==> flow/design.v <==
module mapper #(
    parameter DIM4_WIDTH = 8,  
    parameter DIM3_WIDTH = 8, 
    parameter DIM2_WIDTH = 8,  
    parameter DIM1_WIDTH = 8,
    parameter IDX4_WIDTH = 8,  
    parameter IDX3_WIDTH = 8, 
    parameter IDX2_WIDTH = 8,  
    parameter IDX1_WIDTH = 8,
    parameter ROW_MAJOR = 1,   
    parameter ADDR_WIDTH = 32 
)( 
    input  logic                        clk,            
    input  logic                        rst,            
    input  logic [DIM4_WIDTH - 1:0]     dim4, 
    input  logic [DIM3_WIDTH - 1:0]     dim3, 
    input  logic [DIM2_WIDTH - 1:0]     dim2,
    input  logic [DIM1_WIDTH - 1:0]     dim1,
    input  logic [IDX4_WIDTH - 1:0]     idx4,
    input  logic [IDX3_WIDTH - 1:0]     idx3, 
    input  logic [IDX2_WIDTH - 1:0]     idx2,
    input  logic [IDX1_WIDTH - 1:0]     idx1,
    input  logic [ADDR_WIDTH - 1:0]     base_addr,
    output logic [ADDR_WIDTH - 1:0]     addr
);
    logic [ADDR_WIDTH - 1:0] mult1_result, mult2_result, mult3_result;
    logic [ADDR_WIDTH - 1:0] dim3_dim2_dim1, dim2_dim1;
    logic [ADDR_WIDTH - 1:0] addr_temp;
    generate
        if (ROW_MAJOR) begin : row_major_block
            always_ff @(posedge clk or posedge rst) begin
                if (rst) begin
                    dim2_dim1 <= '0;
                    dim3_dim2_dim1 <= '0;
                end else begin
                    dim2_dim1 <= dim2 * dim1;
                    dim3_dim2_dim1 <= dim3 * dim2 * dim1;
                end
            end
            always_ff @(posedge clk or posedge rst) begin
                if (rst) begin
                    mult1_result <= '0;
                    mult2_result <= '0;
                    mult3_result <= '0;
                end else begin
                    mult1_result <= idx4 * dim3_dim2_dim1;
                    mult2_result <= idx3 * dim2_dim1;
                    mult3_result <= idx2 * dim1;
                end
            end
            always_ff @(posedge clk or posedge rst) begin
                if (rst) begin
                    addr_temp <= '0;
                end else begin
                    addr_temp <= base_addr + mult1_result + mult2_result + mult3_result + idx1;
                end
            end
        end else begin : column_major_block
            always_ff @(posedge clk or posedge rst) begin
                if (rst) begin
                    dim2_dim1 <= '0;
                    dim3_dim2_dim1 <= '0;
                end else begin
                    dim2_dim1 <= dim2 * dim1;
                    dim3_dim2_dim1 <= dim3 * dim2 * dim1;
                end
            end
            always_ff @(posedge clk or posedge rst) begin
                if (rst) begin
                    mult1_result <= '0;
                    mult2_result <= '0;
                    mult3_result <= '0;
                end else begin
                    mult1_result <= idx4 * dim3_dim2_dim1;
                    mult2_result <= idx3 * dim2_dim1;
                    mult3_result <= idx1 * dim2;
                end
            end
            always_ff @(posedge clk or posedge rst) begin
                if (rst) begin
                    addr_temp <= '0;
                end else begin
                    addr_temp <= base_addr + mult1_result + mult2_result + mult3_result + idx2;
                end
            end
        end
    endgenerate
    assign addr = addr_temp;
endmodule
--- tool output ---
Reports on mapper

Each step is given for the RTL above and for the edited RTL.
Lines under "original" count in the file above, lines under "edited" in the edited file.
"change" is "edited" less "original", of the values as shown; "rel. change" is that difference over "original", in percent.
Cell names lack the library's common part.
Not given: -

Top: mapper
Clock input: clk
Standard-cell library: sky130hd
Corner: tt_025C_1v80

Diff

Unified diff, file above to edited file.
A script made this edit. It changes what the design does and was not meant as an optimisation.

```diff
@@ -49,8 +49,6 @@
                 end
             end
-            always_ff @(posedge clk or posedge rst) begin
-                if (rst) begin
-                    addr_temp <= '0;
-                end else begin
+            always_ff @(posedge clk) begin
+                begin
                     addr_temp <= base_addr + mult1_result + mult2_result + mult3_result + idx1;
                 end
```

Elaborated design

Counts by Yosys on the flattened word-level netlist (proc, flatten, opt, wreduce; memories kept). Register bits leave out memories and registers merged into their read ports (data or address); mux counts leave out enables and synchronous resets folded into registers. Print and check cells are left out. Cells with the same type and inputs are merged into one.

Word-level totals:

| item                            | original | edited | change | rel. change (%) |
| register bits after elaboration | 152      | 152    | 0      | 0.00 |
| output and inout bits           | 32       | 32     | 0      | 0.00 |

Cells by class:

| item                  | original | edited | change | rel. change (%) |
| add/sub/neg operators | 4        | 4      | 0      | 0.00 |
| $mul                  | 6        | 6      | 0      | 0.00 |

Operator list:

| kind                                          | original | edited | change | rel. change (%) |
| 8-bit by 8-bit multiplier with 16-bit output  | 3        | 3      | 0      | 0.00 |
| 32-bit adder                                  | 2        | 2      | 0      | 0.00 |
| 32-bit by 16-bit adder with 32-bit output     | 1        | 1      | 0      | 0.00 |
| 32-bit by 8-bit adder with 32-bit output      | 1        | 1      | 0      | 0.00 |
| 16-bit by 8-bit multiplier with 24-bit output | 1        | 1      | 0      | 0.00 |
| 8-bit by 16-bit multiplier with 24-bit output | 1        | 1      | 0      | 0.00 |
| 8-bit by 24-bit multiplier with 32-bit output | 1        | 1      | 0      | 0.00 |

Longest topological paths

Depth = most cells in a row (Yosys ltp): at word level without a register or memory, in the mapped netlist without a sequential cell, where the memories' decode and read muxes count.

Depth:

| item                          | original | edited | change | rel. change (%) |
| word-level depth              | 4        | 4      | 0      | 0.00 |
| ABC_AREA                      | 0        | 0      | -      | - |
| depth in mapped cells         | 33       | 33     | 0      | 0.00 |
| gate-level depth less buffers | 32       | 32     | 0      | 0.00 |

Synthesis result

Source: synth_stat.txt of the flow (Yosys; design flattened, memories mapped). It holds for the ABC_AREA given above (unset counts as 0); a run with the other value may have another netlist.

Mapped netlist:

| item                           | original | edited  | change | rel. change (%) |
| standard cells after synthesis | 2774     | 2774    | 0      | 0.00 |
| synthesis area (um^2)          | 26386.6  | 26226.4 | -160.2 | -0.61 |
| mapped flip-flops              | 144      | 144     | 0      | 0.00 |
| buffer cells                   | 80       | 80      | 0      | 0.00 |

Cells by type:

| type     | original | edited | change | rel. change (%) |
| dfrtp_1  | 144      | 112    | -32    | -22.22 |
| dfxtp_1  | 0        | 32     | +32    | - |
| fa_1     | 455      | 455    | 0      | 0.00 |
| inv_1    | 453      | 453    | 0      | 0.00 |
| and2_1   | 345      | 345    | 0      | 0.00 |
| nand2_1  | 340      | 340    | 0      | 0.00 |
| ha_1     | 325      | 325    | 0      | 0.00 |
| a21oi_1  | 104      | 104    | 0      | 0.00 |
| xnor2_1  | 98       | 98     | 0      | 0.00 |
| clkbuf_1 | 79       | 79     | 0      | 0.00 |
| nor2_1   | 64       | 64     | 0      | 0.00 |
| a21o_1   | 56       | 56     | 0      | 0.00 |
| nand3_1  | 29       | 29     | 0      | 0.00 |
| o21ai_1  | 29       | 29     | 0      | 0.00 |
| xor2_1   | 29       | 29     | 0      | 0.00 |
| o21ai_0  | 24       | 24     | 0      | 0.00 |
| and3_1   | 23       | 23     | 0      | 0.00 |
| nor3_1   | 16       | 16     | 0      | 0.00 |

The list need not be complete.

Worst setup path after synthesis

OpenSTA on the mapped netlist: ideal clock, no wires. The path of least setup slack (recovery checks aside). Input and output delay are each 20% of the period. Register names are those of the netlist, which keeps one name where synthesis merged equal registers.

Timing post-synthesis:

| item                          | original                    | edited                      | change | rel. change (%) |
| path type                     | input -> register           | input -> register           | -      | - |
| from                          | input dim2[2]               | input dim2[2]               | -      | - |
| to                            | register dim3_dim2_dim1[23] | register dim3_dim2_dim1[23] | -      | - |
| clock period (ns)             | 12.0                        | 12.0                        | 0.0    | 0.00 |
| input delay (ns)              | 2.400                       | 2.400                       | 0.000  | 0.00 |
| library setup time (ns)       | 0.125                       | 0.125                       | 0.000  | - |
| data arrival time (ns)        | 9.795                       | 9.795                       | 0.000  | 0.00 |
| required time (ns)            | 11.875                      | 11.875                      | 0.000  | 0.00 |
| setup slack (ns)              | 2.080                       | 2.080                       | 0.000  | - |
| delay of the path (ns)        | 7.520                       | 7.520                       | 0.000  | 0.00 |
| driving pins on the path      | 31                          | 31                          | 0      | 0.00 |
| synthesis period reached (ns) | 9.92                        | 9.92                        | 0.00   | 0.00 |

"delay of the path" is the arrival time less input delay plus setup time.
"driving pins on the path" counts driving pins, that of a launching flip-flop among them; a cell with two outputs on the path counts twice.
"synthesis period reached" is the clock period less the worst setup slack; recovery checks do not enter. This is arithmetic on one report: input and output delays are still those of the set period (20% each).
Between the ends stands the longest chain of elaborated cells between them, by number of cells; it is not shown to be the way that was timed. Of several equally long chains one is given.
A line is the first line of the expression or statement that the cell stems from. Yosys adds cells for indexed reads and writes and turns some case tables into memories.

Between the ends, post-synthesis, original:
Cell sequence: clkbuf_1 nand2_1 fa_1 fa_1 inv_1 fa_1 inv_1 fa_1 inv_1 ha_1 a2111o_1 a31o_1 a21oi_1 xnor2_1 nand2_1 fa_1 inv_1 fa_1 fa_1 inv_1 fa_1 inv_1 ha_1 a21o_1 a21o_1 nor3b_1 a21oi_1 a41oi_1 o21ba_1 o21bai_1 xnor2_1
Cells in the longest elaborated chain: 2
Elaborated cells between the ends (all ways): 2
Source lines of those cells: 1

RTL lines, path post-synthesis, original:

| item                                          | RTL line | source |
| from (decl)                                   | 17       | `input  logic [DIM2_WIDTH - 1:0]     dim2,` |
| 8-bit by 8-bit multiplier with 16-bit output  | 37       | `dim3_dim2_dim1 <= dim3 * dim2 * dim1;` |
| 16-bit by 8-bit multiplier with 24-bit output | 37       |  |
| to (assign)                                   | 34       | `dim3_dim2_dim1 <= '0;` |
| to (assign)                                   | 37       |  |

Between the ends, post-synthesis, edited:
Cell sequence: clkbuf_1 nand2_1 fa_1 fa_1 inv_1 fa_1 inv_1 fa_1 inv_1 ha_1 a2111o_1 a31o_1 a21oi_1 xnor2_1 nand2_1 fa_1 inv_1 fa_1 fa_1 inv_1 fa_1 inv_1 ha_1 a21o_1 a21o_1 nor3b_1 a21oi_1 a41oi_1 o21ba_1 o21bai_1 xnor2_1
Cells in the longest elaborated chain: 2
Elaborated cells between the ends (all ways): 2
Source lines of those cells: 1

RTL lines, path post-synthesis, edited:

| item                                          | RTL line | source |
| from (decl)                                   | 17       | `input  logic [DIM2_WIDTH - 1:0]     dim2,` |
| 8-bit by 8-bit multiplier with 16-bit output  | 37       | `dim3_dim2_dim1 <= dim3 * dim2 * dim1;` |
| 16-bit by 8-bit multiplier with 24-bit output | 37       |  |
| to (assign)                                   | 34       | `dim3_dim2_dim1 <= '0;` |
| to (assign)                                   | 37       |  |

Timing after layout

Path of least setup slack in the final report of the runs of pair A (OpenROAD, finished layout, wires in). Where an end is a register, its clock arrival counts in the times.

Timing post-layout:

| item                     | original                    | edited                      | change | rel. change (%) |
| path type                | input -> register           | input -> register           | -      | - |
| from                     | input dim2[2]               | input dim2[2]               | -      | - |
| to                       | register dim3_dim2_dim1[23] | register dim3_dim2_dim1[23] | -      | - |
| clock period (ns)        | 11.2                        | 11.2                        | 0.0    | 0.00 |
| input delay (ns)         | 2.24                        | 2.24                        | 0.00   | 0.00 |
| library setup time (ns)  | 0.11                        | 0.12                        | +0.01  | - |
| data arrival time (ns)   | 10.85                       | 10.80                       | -0.05  | -0.46 |
| required time (ns)       | 11.53                       | 11.53                       | 0.00   | 0.00 |
| setup slack (ns)         | 0.68                        | 0.73                        | +0.05  | - |
| driving pins on the path | 32                          | 32                          | 0      | 0.00 |

Between the ends stands the longest chain of elaborated cells between them, by number of cells; it is not shown to be the way that was timed. Of several equally long chains one is given.

Between the ends, post-layout, original:
Cell sequence: clkdlybuf4s50_1 and2_1 fa_1 fa_1 inv_1 fa_1 fa_1 inv_1 ha_1 inv_1 o21bai_1 a2111o_1 a31o_1 a21oi_1 xnor2_1 nand2_1 fa_1 inv_1 fa_1 fa_1 inv_1 fa_1 inv_1 ha_1 a21o_1 a21o_1 nor3b_1 a21oi_1 a41oi_1 o21ba_1 o21bai_1 xnor2_1
Cells in the longest elaborated chain: 2
Elaborated cells between the ends (all ways): 2
Source lines of those cells: 1

RTL lines, path post-layout, original:

| item                                          | RTL line | source |
| from (decl)                                   | 17       | `input  logic [DIM2_WIDTH - 1:0]     dim2,` |
| 8-bit by 8-bit multiplier with 16-bit output  | 37       | `dim3_dim2_dim1 <= dim3 * dim2 * dim1;` |
| 16-bit by 8-bit multiplier with 24-bit output | 37       |  |
| to (assign)                                   | 34       | `dim3_dim2_dim1 <= '0;` |
| to (assign)                                   | 37       |  |

Between the ends, post-layout, edited:
Cell sequence: clkdlybuf4s50_1 and2_1 fa_1 fa_1 inv_1 fa_1 fa_1 inv_1 ha_1 inv_1 o21bai_1 a2111o_1 a31o_1 a21oi_1 xnor2_1 nand2_1 fa_1 inv_1 fa_1 fa_1 inv_1 fa_1 inv_1 ha_1 a21o_1 a21o_1 nor3b_1 a21oi_1 a41oi_1 o21ba_1 o21bai_1 xnor2_1
Cells in the longest elaborated chain: 2
Elaborated cells between the ends (all ways): 2
Source lines of those cells: 1

RTL lines, path post-layout, edited:

| item                                          | RTL line | source |
| from (decl)                                   | 17       | `input  logic [DIM2_WIDTH - 1:0]     dim2,` |
| 8-bit by 8-bit multiplier with 16-bit output  | 37       | `dim3_dim2_dim1 <= dim3 * dim2 * dim1;` |
| 16-bit by 8-bit multiplier with 24-bit output | 37       |  |
| to (assign)                                   | 34       | `dim3_dim2_dim1 <= '0;` |
| to (assign)                                   | 37       |  |

Layout results

Runs of the flow (Yosys, OpenROAD) on both versions; the two runs of a pair have the same settings. The constraints put input and output delay at 20% of the set period each and load the outputs with 0.01 pF.

Flow settings, pair A:
period_ns: 11.2
CAP_MARGIN: 20
CORE_MARGIN: 2
CORE_UTILIZATION: 40
SLEW_MARGIN: 20

Results, pair A:

| item                                                     | original | edited  | change | rel. change (%) |
| post-synthesis cell area (um^2)                          | 26386.6  | 26226.4 | -160.2 | -0.61 |
| overall die area (um^2)                                  | 68037.5  | 67631.2 | -406.3 | -0.60 |
| area of the standard cells in the finished layout (um^2) | 29236.8  | 28986.6 | -250.2 | -0.86 |
| utilization after routing (%)                            | 44.6     | 44.8    | +0.2   | - |
| lowest setup slack (ns)                                  | 0.676    | 0.727   | +0.051 | - |
| total negative setup slack (ns)                          | 0.000    | 0.000   | 0.000  | - |
| smallest hold slack (ns)                                 | 0.489    | 0.588   | +0.099 | - |
| period reached (ns)                                      | 10.524   | 10.473  | -0.051 | -0.48 |

Flow settings, pair B:
CELL_PAD_IN_SITES_DETAIL_PLACEMENT: 0
CELL_PAD_IN_SITES_GLOBAL_PLACEMENT: 1
CORE_ASPECT_RATIO: 1.09
CORE_UTILIZATION: 52
GPL_ROUTABILITY_DRIVEN: 0
PLACE_DENSITY_LB_ADDON: 0.17
SETUP_SLACK_MARGIN: 0.68
TNS_END_PERCENT: 35
period_ns: 6.33
CAP_MARGIN: 20
CORE_MARGIN: 2
SLEW_MARGIN: 20

Results, pair B:

| item                                                     | original | edited  | change | rel. change (%) |
| post-synthesis cell area (um^2)                          | 26386.6  | 26226.4 | -160.2 | -0.61 |
| overall die area (um^2)                                  | 52562.2  | 52248.9 | -313.3 | -0.60 |
| area of the standard cells in the finished layout (um^2) | 31572.8  | 31101.1 | -471.7 | -1.49 |
| utilization after routing (%)                            | 62.7     | 62.8    | +0.1   | - |
| lowest setup slack (ns)                                  | -1.863   | -1.831  | +0.032 | - |
| total negative setup slack (ns)                          | -21.850  | -20.606 | +1.244 | - |
| smallest hold slack (ns)                                 | 0.484    | 0.479   | -0.005 | - |
| period reached (ns)                                      | 8.193    | 8.161   | -0.032 | -0.39 |

"period reached" is the run's clock period less its worst setup slack. It is reckoned from that one timing run; input and output delays stay at 20% of the period that was set.
--- end ---
